==> flow/design.v <==
`timescale 1ns / 1ps
module synch_fifo #(
    parameter   FIFO_WIDTH = 32,                       
    parameter   FIFO_DEPTH = 16,                       
    parameter   FIFO_PTR = 4                           
) (
    input       clk,                                   
    input       rst_n,                                 
    input       fifo_wren,                             
    input       fifo_rden,                             
    input       [FIFO_WIDTH-1:0] fifo_wrdata,          
    output reg  [FIFO_WIDTH-1:0] fifo_rddata,          
    output      fifo_full,                             
    output      fifo_empty,                            
    output      [FIFO_PTR:0] fifo_room_avail,          
    output      [FIFO_PTR:0] fifo_data_avail           
);
reg [FIFO_WIDTH-1:0] mem [0:FIFO_DEPTH-1];       
reg [FIFO_PTR-1:0] wr_ptr, rd_ptr;               
reg [FIFO_PTR:0] count;                          
assign fifo_data_avail = count;
assign fifo_full = (count == FIFO_DEPTH - 1);        
assign fifo_empty = (count == 0);                
assign fifo_room_avail = FIFO_DEPTH - count;
always @(posedge clk or negedge rst_n) begin
    if (!rst_n) begin
        wr_ptr <= 0;
        rd_ptr <= 0;
        count <= 0;
    end else begin
        if (fifo_wren && !fifo_full && !fifo_rden) begin
            mem[wr_ptr] <= fifo_wrdata;
            wr_ptr <= (wr_ptr + 1) % FIFO_DEPTH;
            count <= count + 1;
        end
        if (fifo_rden && !fifo_wren && !fifo_empty) begin
            fifo_rddata <= mem[rd_ptr];
            rd_ptr <= (rd_ptr + 1) % FIFO_DEPTH;
            count <= count - 1;
        end
        if (fifo_wren && fifo_rden && !fifo_full) begin
            if (fifo_empty)
                fifo_rddata <= fifo_wrdata;
            else begin
                mem[wr_ptr] <= fifo_wrdata;
                fifo_rddata <= mem[rd_ptr];
                wr_ptr <= wr_ptr + 1;
                rd_ptr <= rd_ptr + 1;
            end
        end
    end
end
endmodule
Step by step through the tools: synch_fifo
Each step is given for the RTL above and for the edited RTL.
"original" refers to lines of the RTL above, "edited" to lines of the edited file.
"difference": "edited" minus "original" as printed here.
A cell with -- has no value.

inputs
  top module = synch_fifo
  clock = clk
  standard-cell library = sky130hd
  timing corner = tt_025C_1v80

Edit of the RTL
Unified diff, file above to edited file.
The edited RTL no longer does the same as the RTL above: the edit was made by script, with no optimisation intended.

begin of diff
@@ -39,5 +39,5 @@
             count <= count - 1;
         end
-        if (fifo_wren && fifo_rden && !fifo_full) begin
+        if ((fifo_wren || fifo_rden) && !fifo_full) begin
             if (fifo_empty)
                 fifo_rddata <= fifo_wrdata;
end of diff

Elaborated design
Source: Yosys, flattened and elaborated. Widths are those after wreduce. Registers that Yosys merges into a memory's read port (data or address) are not register bits. Print and check cells do not count. Equal cells are merged and count once.

cells by class
  what                              original  edited  difference
  add/subtract/negate cells         5         5       0
  equal/unequal tests               31        31      0
  muxes and demuxes                 92        92      0
  reductions and logical operators  16        16      0

operators with widths
  operator                                                             original  edited  difference
  1-bit logical AND                                                    6         5       -1
  1-bit logical OR                                                     0         1       +1
  32-bit two-way mux                                                   83        83      0
  4-bit == test (second input constant)                                16        16      0
  4-bit by 3-bit == test with 1-bit output (second input constant)     8         8       0
  4-bit two-way mux                                                    6         6       0
  4-bit by 2-bit == test with 1-bit output (second input constant)     4         4       0
  1-bit logical NOT                                                    4         4       0
  4-bit by 1-bit adder with 4-bit output (second input constant)       2         2       0
  4-bit by 1-bit == test with 1-bit output (second input constant)     2         2       0
  4-bit logical NOT                                                    2         2       0
  5-bit two-way mux                                                    2         2       0
  2-bit nonzero test                                                   2         2       0
  5-bit by 1-bit adder with 5-bit output (second input constant)       1         1       0
  5-bit by 4-bit == test with 1-bit output (second input constant)     1         1       0
  5-bit logical NOT                                                    1         1       0
  32-bit case mux with 16-bit select                                   1         1       0
  2-bit AND reduction                                                  1         1       0
  5-bit by 1-bit subtractor with 5-bit output (second input constant)  1         1       0
  5-bit subtractor (first input constant)                              1         1       0

word-level totals
  what                     original  edited  difference
  bits in registers        557       557     0
  input bits               36        36      0
  output and inout bits    44        44      0
  cells after elaboration  164       164     0

Logic depth
Depth = most cells in a row (Yosys ltp): at word level without a register or memory, in the mapped netlist without a sequential cell, where the memories' decode and read muxes count.

logic depth
  what                           original  edited  difference
  depth after elaboration        8         8       0
  ABC_AREA                       0         0       --
  gate-level depth with buffers  13        10      -3
  depth with buffers taken out   11        10      -1

Mapped cells and area
Yosys stat after the flow's synthesis: flattened, memories mapped to cells. It holds for the ABC_AREA given above (unset counts as 0); a run with the other value may have another netlist.

synthesis totals
  what                      original  edited   difference
  cells in the netlist      1897      1889     -8
  chip area (Yosys) (um^2)  28091.9   28015.6  -76.3
  sequential area (um^2)    16661.0   16661.0  0.0
  flip-flops                557       557      0
  buffers                   176       174      -2

cell types
  cell type                  original  edited  difference
  sky130_fd_sc_hd__buf_2     78        36      -42
  sky130_fd_sc_hd__buf_4     4         38      +34
  sky130_fd_sc_hd__a221oi_1  38        23      -15
  sky130_fd_sc_hd__clkbuf_1  50        64      +14
  sky130_fd_sc_hd__o21ai_0   45        59      +14
  sky130_fd_sc_hd__a22oi_1   57        69      +12
  sky130_fd_sc_hd__a21oi_1   44        56      +12
  sky130_fd_sc_hd__buf_6     23        11      -12
  sky130_fd_sc_hd__nor2_1    33        22      -11
  sky130_fd_sc_hd__o22ai_2   10        0       -10
  sky130_fd_sc_hd__a311oi_1  4         12      +8
  sky130_fd_sc_hd__nand3_1   40        47      +7
  sky130_fd_sc_hd__mux2i_1   48        42      -6
  sky130_fd_sc_hd__nor3_1    10        4       -6
  sky130_fd_sc_hd__o22ai_1   40        35      -5
  sky130_fd_sc_hd__mux2_1    33        38      +5
  sky130_fd_sc_hd__a211oi_1  15        10      -5
  sky130_fd_sc_hd__nand4_1   9         5       -4

Not every row of either side is listed.

Path before layout
Source: OpenSTA report_checks on the synthesized netlist (no wires, ideal clock, input and output delay 20% of the period each), path of least setup slack; recovery checks are left aside. Register names are those of the netlist, which keeps one name where synthesis merged equal registers.

path post-synthesis
  what                                 original                 edited                   difference
  path type                            in2reg                   in2reg                   --
  from                                 input port fifo_wren     input port fifo_rden     --
  to                                   register fifo_rddata[0]  register fifo_rddata[0]  --
  period (ps)                          10000                    10000                    0
  external input delay (ps)            2000                     2000                     0
  library setup time (ps)              471                      425                      -46
  time at the first pin (ps)           2000                     2000                     0
  arrival time (ps)                    4985                     3991                     -994
  required time (ps)                   9529                     9575                     +46
  path slack (ps)                      4545                     5584                     +1039
  delay of the path (ps)               3456                     2416                     -1040
  stages                               3                        3                        0
  buffers on the path                  1                        0                        -1
  period reached after synthesis (ps)  5455                     4416                     -1039

"delay of the path" = arrival - input delay + setup time.
"stages" counts driving pins, that of a launching flip-flop among them; a cell with two outputs on the path counts twice.
"period reached after synthesis" = period - worst setup slack (recovery checks aside). The figure is calculated, with input and output delays left at 20% of the set period.
The rows between start and end are the longest chain of elaborated cells between them; the timing report does not say that the signal goes this way. Where chains are equally long, one stands for them.
Each line given opens the expression or statement behind the cell; cells for indexed reads and writes are added by Yosys, which also makes memories of some case tables.
A register here has more assigning lines than the two given.
original: Only ways into the end's enable, where the timed path ends, are counted here.

between the ends, post-synthesis, original
  cells stage by stage = sky130_fd_sc_hd__or3b_2 -> sky130_fd_sc_hd__clkbuf_1 -> sky130_fd_sc_hd__a21boi_0
  length of the longest elaborated chain = 5
  elaborated cells between the ends (all ways) = 7
  source lines of those cells = 2
  those cells by class = 7 x reduce/logical

ends and longest elaborated chain, post-synthesis, original
  what                  RTL line  text
  start: declaration    9         input       fifo_wren,
  1-bit logical NOT     36        if (fifo_rden && !fifo_wren && !fifo_empty) begin
  1-bit logical AND x2  36
  2-bit nonzero test    --
  2-bit AND reduction   --
  end: assignment       37        fifo_rddata <= mem[rd_ptr];
  end: assignment       43        fifo_rddata <= fifo_wrdata;
  end: declaration      12        output reg  [FIFO_WIDTH-1:0] fifo_rddata,

edited: Only ways into the end's enable, where the timed path ends, are counted here.

between the ends, post-synthesis, edited
  cells stage by stage = sky130_fd_sc_hd__nor3b_1 -> sky130_fd_sc_hd__a21oi_1 -> sky130_fd_sc_hd__nor2b_1
  length of the longest elaborated chain = 4
  elaborated cells between the ends (all ways) = 6
  source lines of those cells = 2
  those cells by class = 6 x reduce/logical

ends and longest elaborated chain, post-synthesis, edited
  what                  RTL line  text
  start: declaration    10        input       fifo_rden,
  1-bit logical AND x2  36        if (fifo_rden && !fifo_wren && !fifo_empty) begin
  2-bit nonzero test    --
  2-bit AND reduction   --
  end: assignment       37        fifo_rddata <= mem[rd_ptr];
  end: assignment       43        fifo_rddata <= fifo_wrdata;
  end: declaration      12        output reg  [FIFO_WIDTH-1:0] fifo_rddata,

Path in the finished layout
Path of least setup slack in the final report of the runs of pair A (OpenROAD, finished layout, wires in). Where an end is a register, its clock arrival counts in the times.
The report prints the path's times to 10 ps; the period is as set.

path post-layout
  what                        original              edited                  difference
  path type                   in2reg                reg2out                 --
  from                        input port fifo_wren  register count[1]       --
  to                          register mem[13][9]   output port fifo_empty  --
  period (ps)                 10000                 10000                   0
  external input delay (ps)   2000                  --                      --
  output delay (ps)           --                    2000                    --
  library setup time (ps)     250                   --                      --
  time at the first pin (ps)  2000                  620                     -1380
  arrival time (ps)           5220                  2540                    -2680
  required time (ps)          10360                 8000                    -2360
  path slack (ps)             5140                  5460                    +320
  stages                      5                     6                       +1
  buffers on the path         1                     1                       0

The rows between start and end are the longest chain of elaborated cells between them; the timing report does not say that the signal goes this way. Where chains are equally long, one stands for them.
A register here has more assigning lines than the two given.

between the ends, post-layout, original
  cells stage by stage = sky130_fd_sc_hd__clkdlybuf4s50_1 -> sky130_fd_sc_hd__nand2_1 -> sky130_fd_sc_hd__a21oi_4 -> sky130_fd_sc_hd__nand4_4 -> sky130_fd_sc_hd__mux2_1
  length of the longest elaborated chain = 6
  elaborated cells between the ends (all ways) = 8
  source lines of those cells = 4
  those cells by class = 4 x mux; 4 x reduce/logical

ends and longest elaborated chain, post-layout, original
  what                  RTL line  text
  start: declaration    9         input       fifo_wren,
  1-bit logical AND x2  31        if (fifo_wren && !fifo_full && !fifo_rden) begin
  32-bit two-way mux    31
  32-bit two-way mux    45        mem[wr_ptr] <= fifo_wrdata;
  32-bit two-way mux    42        if (fifo_empty)
  32-bit two-way mux    41        if (fifo_wren && fifo_rden && !fifo_full) begin
  end: assignment       32        mem[wr_ptr] <= fifo_wrdata;
  end: assignment       45
  end: declaration      18        reg [FIFO_WIDTH-1:0] mem [0:FIFO_DEPTH-1];

between the ends, post-layout, edited
  cells stage by stage = sky130_fd_sc_hd__dfrtp_1 -> sky130_fd_sc_hd__inv_1 -> sky130_fd_sc_hd__ha_1 -> sky130_fd_sc_hd__nor3b_1 -> sky130_fd_sc_hd__ha_1 -> sky130_fd_sc_hd__clkdlybuf4s50_1
  length of the longest elaborated chain = 1
  elaborated cells between the ends (all ways) = 1
  source lines of those cells = 1
  those cells by class = 1 x reduce/logical

ends and longest elaborated chain, post-layout, edited
  what                RTL line  text
  start: declaration  20        reg [FIFO_PTR:0] count;
  start: assignment   34        count <= count + 1;
  start: assignment   39        count <= count - 1;
  5-bit logical NOT   23        assign fifo_empty = (count == 0);
  end: declaration    14        output      fifo_empty,

Flow runs
Runs of the flow (Yosys, OpenROAD) on both versions; the two runs of a pair have the same settings. The constraints put input and output delay at 20% of the set period each and load the outputs with 0.01 pF.

flow settings, pair A
  period_ns = 10.0
  CAP_MARGIN = 20
  CORE_MARGIN = 2
  CORE_UTILIZATION = 40
  SLEW_MARGIN = 20

final reports, pair A
  what                                    original  edited   difference
  area of the synthesized netlist (um^2)  28091.9   28015.6  -76.3
  die outline area (um^2)                 72366.4   72172.8  -193.6
  final utilization (%)                   44.8      44.8     0.0
  worst setup slack after layout (ps)     5140      5458     +318
  setup total negative slack (ps)         0         0        0
  total design power (µW)                 8644      9229     +585
  reached clock period (ps)               4860      4542     -318

flow settings, pair B
  ABC_AREA = 0
  CAP_MARGIN = 25
  CELL_PAD_IN_SITES_DETAIL_PLACEMENT = 1
  CELL_PAD_IN_SITES_GLOBAL_PLACEMENT = 2
  CORE_UTILIZATION = 42
  CTS_CLUSTER_DIAMETER = 168
  MIN_ROUTING_LAYER = met2
  PLACE_DENSITY_LB_ADDON = 0.16
  SETUP_SLACK_MARGIN = 0.28
  TNS_END_PERCENT = 40
  period_ns = 4.17
  CORE_MARGIN = 2
  SLEW_MARGIN = 20

final reports, pair B
  what                                    original  edited   difference
  area of the synthesized netlist (um^2)  28091.9   28015.6  -76.3
  die outline area (um^2)                 68969.3   68785.6  -183.7
  final utilization (%)                   48.3      48.6     +0.3
  worst setup slack after layout (ps)     829       650      -179
  setup total negative slack (ps)         0         0        0
  total design power (µW)                 22143     23974    +1831
  reached clock period (ps)               3341      3520     +179

By "reached clock period" is meant the clock period of the run minus its worst setup slack. This is arithmetic on one report: input and output delays are still those of the set period (20% each).
By "total design power" is meant OpenSTA's value without simulated activity: inputs other than the clock are taken to toggle once in ten clock periods, and the tool carries that through the logic.
